==> flow/design.v <==
`timescale 1ns / 1ps
module fifo #(
    parameter DATA_WIDTH = 16,
    parameter DEPTH = 64, 
    parameter ALMOST_FULL_THRESH = 56,
    parameter ALMOST_EMPTY_THRESH = 8
)(
    input                   clk,
    input                   rst_n,        
    input                   wr_en,
    input  [DATA_WIDTH-1:0] wr_data,
    input                   rd_en,
    output reg [DATA_WIDTH-1:0] rd_data,
    output                  full,
    output                  empty,
    output                  almost_full,
    output                  almost_empty,
    output                  overflow_err,
    output                  underflow_err,
    output [DATA_WIDTH-1:0] fifo_count
);
    function integer clog2;
        input integer value;
        integer i;
        begin
            clog2 = 0;
            for (i = value-1; i > 0; i = i >> 1)
                clog2 = clog2 + 1;
        end
    endfunction
    localparam ADDR_WIDTH = clog2(DEPTH);
    reg [DATA_WIDTH-1:0] mem [0:DEPTH-1];
    reg [ADDR_WIDTH-1:0] write_pointer;    
    reg [ADDR_WIDTH-1:0] read_pointer;     
    reg [clog2(DEPTH+1)-1:0] count;        
    reg overflow_flag, underflow_flag;
    assign full         = (count == DEPTH);
    assign empty        = (count == 0);
    assign almost_full  = (count >= ALMOST_FULL_THRESH);
    assign almost_empty = (count <= ALMOST_EMPTY_THRESH);
    assign overflow_err = overflow_flag;
    assign underflow_err= underflow_flag;
    assign fifo_count   = count;
    always @(posedge clk) begin
        if (wr_en && !full)
            mem[write_pointer] <= wr_data;
    end
    always @(posedge clk or negedge rst_n) begin
        if (!rst_n) begin
            write_pointer <= 0;
        end else if (wr_en) begin
            if (!full) begin
                write_pointer <= write_pointer + 1'b1;
            end
        end
    end
    always @(posedge clk or negedge rst_n) begin
        if (!rst_n) begin
            read_pointer <= 0;
            rd_data <= 0;
        end else if (rd_en) begin
            if (!empty) begin
                rd_data <= mem[read_pointer];
                read_pointer <= read_pointer + 1'b1;
            end
        end
    end
    always @(posedge clk or negedge rst_n) begin
        if (!rst_n) begin
            count <= 0;
        end else begin
            case ({wr_en && !full, rd_en && !empty})
                2'b10: count <= count + 1'b1; 
                2'b01: count <= count - 1'b1;
                default: count <= count;      
            endcase
        end
    end
    always @(posedge clk or negedge rst_n) begin
        if (!rst_n) begin
            overflow_flag  <= 1'b0;
            underflow_flag <= 1'b0;
        end else begin
            if (wr_en && full)
                overflow_flag <= 1'b1;
            else if (overflow_flag && rd_en && !empty)
                overflow_flag <= 1'b0;
            if (rd_en && empty)
                underflow_flag <= 1'b1;
            else if (underflow_flag && wr_en && !full)
                underflow_flag <= 1'b0;
        end
    end
endmodule
Step by step through the tools: fifo
The steps from the RTL of fifo to its reports follow in flow order.
Lines are those of the file above, counted from 1.
Operators: Yosys type, input widths -> output width; for muxes data width and select width s.
Cell names lack the library's common part.
The mark n/a stands for no value.
- design top: fifo
- clock port: clk
- cell library: sky130hd
- corner: tt_025C_1v80

After elaboration
Source: Yosys, flattened and elaborated, memories not mapped. Widths are those after wreduce. Registers that Yosys merges into a memory's read port (data or address) are not register bits. Print and check cells do not count. Equal cells are merged and count once.
Yosys's memory passes give these memory sizes; they may raise the number of words (mostly to a power of two), join words into wider ones and drop unused or constant bits.
- noted eq/ne operators: 3
- add/subtract/negate cells: 4
- noted reduce/logical cells: 17
- noted muxes and demuxes: 8
- noted bitwise operators: 2
- magnitude comparators at 2
- operator list (kind ; count):
    $mux 16 ; 1
    $pmux 7 s2 ; 1
    $add 6x1->6 const B ; 2
    $logic_and 1x1->1 ; 8
    $add 7x1->7 const B ; 1
    $sub 7x1->7 const B ; 1
    $le 7x4->1 const B ; 1
    $ge 7x6->1 const B ; 1
    $eq 7x7->1 const B ; 1
    $logic_not 7->1 ; 1
    $reduce_bool 2->1 ; 3
    $mux 6 ; 1
    $mux 1 ; 5
    $reduce_and 2->1 ; 2
    $logic_not 1->1 ; 3
    $not 1->1 ; 2
    $eq 2x1->1 const B ; 1
    $eq 2x2->1 const B ; 1
- input bits at 20
- memories: 1
- noted bits in writable memories: 1024
- elaborated cells: 42
- word width x clocked read ports at 16
- bits in registers: 21
- noted output and inout port bits: 38
- memory list (name ; words ; bits a word ; rd ports ; wr ports ; RTL line ; text):
    mem ; 64 ; 16 ; 1 ; 1 ; 32 ; reg [DATA_WIDTH-1:0] mem [0:DEPTH-1];

Logic depth
Longest topological path by Yosys (ltp), each cell counted once; first at word level (registers and memories cut), then after technology mapping (sequential cells cut; the memories' decode and read muxes count).
- word-level depth at 5
- noted ABC_AREA: 1
- noted gate-level depth with buffers: 18
- noted gate-level depth less buffers: 15

After synthesis
The flow's flattened synthesis, as Yosys stat reports it; memories are mapped. The netlist is that of the ABC_AREA named above (0 if unset); the other value can give another one.
- noted cells in the netlist: 4137
- sequential part of the area at 31675.4 um^2
- buffers: 229
- noted mapped area: 44874.3 um^2
- noted flip-flop cells: 1061
- cell types (type ; count ; total area (um^2)):
    edfxtp_1 ; 1024 ; 3.07E+04
    nand2_1 ; 1427 ; 5.36E+03
    nand3_1 ; 571 ; 2.86E+03
    inv_1 ; 408 ; 1.53E+03
    dfrtp_1 ; 37 ; 925.888
    nor2_1 ; 236 ; 885.85
    buf_2 ; 124 ; 620.595
    o211ai_1 ; 48 ; 360.346
    a21oi_1 ; 52 ; 260.25
    buf_6 ; 21 ; 236.477
    o21ai_0 ; 41 ; 205.197
    buf_4 ; 24 ; 180.173
    clkbuf_1 ; 46 ; 172.666
    xor2_1 ; 12 ; 105.101
    and3_1 ; 16 ; 100.096
    xnor2_1 ; 8 ; 70.067
    ha_1 ; 5 ; 62.56
    buf_1 ; 14 ; 52.55
Other cell types: 13; their cells: 23.

Worst setup path after synthesis
Source: OpenSTA report_checks on the synthesized netlist (no wires, ideal clock, input and output delay 20% of the period each), path of least setup slack; recovery checks are left aside. Register names are those of the netlist, which keeps one name where synthesis merged equal registers.
- kind: reg-to-reg
- start: reg count[2]
- end: reg count[6]
- delay of the path: 2.667 ns
- noted slack: 0.632 ns
- path buffers at 3
- setup time: 0.116 ns
- noted clock period: 3.3 ns
- data required time: 3.184 ns
- arrival time: 2.551 ns
- noted stages: 19
- launch time at the first pin at 0.000 ns
- noted period reached after synthesis: 2.668 ns
"delay of the path" = arrival - input delay + setup time.
"stages": output pins that drive a net of the path, with the launching flip-flop's if there is one; two outputs of one cell count as two.
"period reached after synthesis" is the clock period less the worst setup slack; recovery checks do not enter. This is arithmetic on one report: input and output delays are still those of the set period (20% each).
The rows between start and end are the longest chain of elaborated cells between them; the timing report does not say that the signal goes this way. Where chains are equally long, one stands for them.
A line is the first line of the expression or statement that the cell stems from. Yosys adds cells for indexed reads and writes and turns some case tables into memories.
At most two assigning lines are given for a register; there are more.
- cells stage by stage: dfrtp_1 > nor2_1 > nand3_1 > o21ai_0 > inv_1 > buf_2 > buf_2 > ha_1 > buf_2 > xnor2_1 > inv_1 > ha_1 > inv_1 > nand2_1 > nand3_1 > nand3_1 > xor2_1 > nand2_1 > nand2_1
- length of the longest elaborated chain: 5
- noted elaborated cells on any way between the ends: 12
- classes of those cells: 2 x add/sub; 3 x eq/ne; 1 x mux; 6 x reduce/logical
- ends and longest elaborated chain, after synthesis (what ; RTL line ; text):
    start: declaration ; 35 ; reg [clog2(DEPTH+1)-1:0] count;
    start: assignment ; 73 ; 2'b10: count <= count + 1'b1;
    start: assignment ; 74 ; 2'b01: count <= count - 1'b1;
    $logic_not 7->1 ; 38 ; assign empty        = (count == 0);
    $logic_not 1->1 ; 72 ; case ({wr_en && !full, rd_en && !empty})
    $logic_and 1x1->1 ; 72 ;
    $eq 2x1->1 ; 72 ;
    $pmux 7 s2 ; 72 ;
    end: assignment ; 73 ;
    end: assignment ; 74 ;
    end: declaration ; 35 ;

Timing after layout
Path of least setup slack in the final report of run 1 (OpenROAD, finished layout, wires in). Where an end is a register, its clock arrival counts in the times.
- kind: reg-to-reg
- start: reg read_pointer[0]
- end: reg rd_data[7]
- noted clock period: 2.28 ns
- noted stages: 14
- data required time: 2.88 ns
- setup time: 0.06 ns
- noted slack: -0.12 ns
- arrival time: 3.00 ns
- path buffers at 3
- launch time at the first pin at 0.66 ns
- cells stage by stage: dfrtp_4 > buf_12 > buf_12 > buf_4 > nand2_1 > nand2_1 > nand2_1 > nand3_1 > nand3_1 > nand2_1 > nand3_1 > nand2_1 > nand2_1 > nand2_1
- ends and longest elaborated chain, after layout (what ; RTL line ; text):
    start: declaration ; 34 ; reg [ADDR_WIDTH-1:0] read_pointer;
    start: assignment ; 59 ; read_pointer <= 0;
    start: assignment ; 64 ; read_pointer <= read_pointer + 1'b1;
    end: declaration ; 13 ; output reg [DATA_WIDTH-1:0] rd_data,
Chain of elaborated cells between the ends: none given.

Data sheet: physical implementation of fifo

Below are 6 stored runs of the flow (Yosys, OpenROAD; platform sky130hd) on fifo, each with its settings and what was measured, unordered. Constraints: input delay and output delay 20% of the set period each, output load 0.01 pF.
"clock period reached" is the run's clock period less its worst setup slack. It is reckoned from that one timing run; input and output delays stay at 20% of the period that was set.
"worst setup path time" means the part of the period allowed to the worst setup path (the constraints hold back 20% at inputs and 20% at outputs) less its slack; where the path has registers, the arrival times of their clocks count too.
By "total power after layout" is meant OpenSTA's value without simulated activity: inputs other than the clock are taken to toggle once in ten clock periods, and the tool carries that through the logic.

Run 1
Settings were ABC_AREA = 1; CELL_PAD_IN_SITES_DETAIL_PLACEMENT = 0; CELL_PAD_IN_SITES_GLOBAL_PLACEMENT = 1; CORE_UTILIZATION = 63; PLACE_DENSITY = 0.92; SETUP_SLACK_MARGIN = -0.17; period_ns = 2.28; CAP_MARGIN = 20; CORE_MARGIN = 2; SLEW_MARGIN = 20
- noted the setup slack of the worst path: -0.116 ns
- total power after layout: 64.625 mW
- noted the clock period reached: 2.396 ns
- netlist area reported by Yosys: 44874.3 um^2
- total die area: 73378.7 um^2
- summed negative setup slack at -0.552 ns
- noted the worst setup path time: 2.40 ns
- kind of the worst setup path: reg-to-reg
- final design utilization: 74.2 %

Run 2
Settings were ABC_AREA = 1; CELL_PAD_IN_SITES_DETAIL_PLACEMENT = 1; CELL_PAD_IN_SITES_GLOBAL_PLACEMENT = 1; CORE_ASPECT_RATIO = 0.98; CORE_MARGIN = 6; CORE_UTILIZATION = 40; CTS_CLUSTER_DIAMETER = 102; CTS_CLUSTER_SIZE = 24; GPL_ROUTABILITY_DRIVEN = 1; GPL_TIMING_DRIVEN = 0; PLACE_DENSITY = 0.6; SLEW_MARGIN = 40; TNS_END_PERCENT = 60; period_ns = 3.87; CAP_MARGIN = 20
- noted the setup slack of the worst path: 0.514 ns
- total power after layout: 35.187 mW
- noted the clock period reached: 3.356 ns
- netlist area reported by Yosys: 44874.3 um^2
- total die area: 120368.0 um^2
- summed negative setup slack at 0.000 ns
- noted the worst setup path time: 3.36 ns
- kind of the worst setup path: reg-to-reg
- final design utilization: 45.7 %

Run 3
Settings were ABC_AREA = 0; CELL_PAD_IN_SITES_DETAIL_PLACEMENT = 0; CELL_PAD_IN_SITES_GLOBAL_PLACEMENT = 1; CORE_MARGIN = 7; CORE_UTILIZATION = 57; CTS_CLUSTER_DIAMETER = 126; GPL_ROUTABILITY_DRIVEN = 0; MAX_ROUTING_LAYER = met4; PLACE_DENSITY_LB_ADDON = 0.14; TNS_END_PERCENT = 95; period_ns = 2.28; CAP_MARGIN = 20; SLEW_MARGIN = 20
- noted the setup slack of the worst path: -0.527 ns
- total power after layout: 58.735 mW
- noted the clock period reached: 2.807 ns
- netlist area reported by Yosys: 41048.1 um^2
- total die area: 79724.3 um^2
- summed negative setup slack at -285.450 ns
- noted the worst setup path time: 2.81 ns
- kind of the worst setup path: reg-to-reg
- final design utilization: 69.7 %

Run 4
Settings were CORE_UTILIZATION = 40; PLACE_DENSITY = 0.6; period_ns = 3.3; CAP_MARGIN = 20; CORE_MARGIN = 2; SLEW_MARGIN = 20
- noted the setup slack of the worst path: 0.158 ns
- total power after layout: 39.581 mW
- noted the clock period reached: 3.142 ns
- netlist area reported by Yosys: 41048.1 um^2
- total die area: 105200.0 um^2
- summed negative setup slack at 0.000 ns
- noted the worst setup path time: 2.48 ns
- kind of the worst setup path: reg-to-output
- final design utilization: 47.3 %

Run 5
Settings were CELL_PAD_IN_SITES_GLOBAL_PLACEMENT = 3; CORE_ASPECT_RATIO = 0.81; CORE_MARGIN = 3; CORE_UTILIZATION = 70; CTS_CLUSTER_SIZE = 46; GPL_TIMING_DRIVEN = 1; PLACE_DENSITY_LB_ADDON = 0.21; SETUP_SLACK_MARGIN = 0.28; SLEW_MARGIN = 15; period_ns = 2.36; CAP_MARGIN = 20
- no final report: placement broke off with FLW-0024

Run 6
Settings were ABC_AREA = 1; CELL_PAD_IN_SITES_GLOBAL_PLACEMENT = 1; CORE_ASPECT_RATIO = 0.98; CORE_MARGIN = 6; CORE_UTILIZATION = 40; CTS_CLUSTER_DIAMETER = 102; CTS_CLUSTER_SIZE = 24; GPL_ROUTABILITY_DRIVEN = 1; GPL_TIMING_DRIVEN = 0; PLACE_DENSITY = 0.6; SLEW_MARGIN = 40; TNS_END_PERCENT = 60; period_ns = 3.87; CAP_MARGIN = 20
- noted the setup slack of the worst path: 0.580 ns
- total power after layout: 34.775 mW
- noted the clock period reached: 3.290 ns
- netlist area reported by Yosys: 44874.3 um^2
- total die area: 120368.0 um^2
- summed negative setup slack at 0.000 ns
- noted the worst setup path time: 3.29 ns
- kind of the worst setup path: reg-to-reg
- final design utilization: 45.6 %
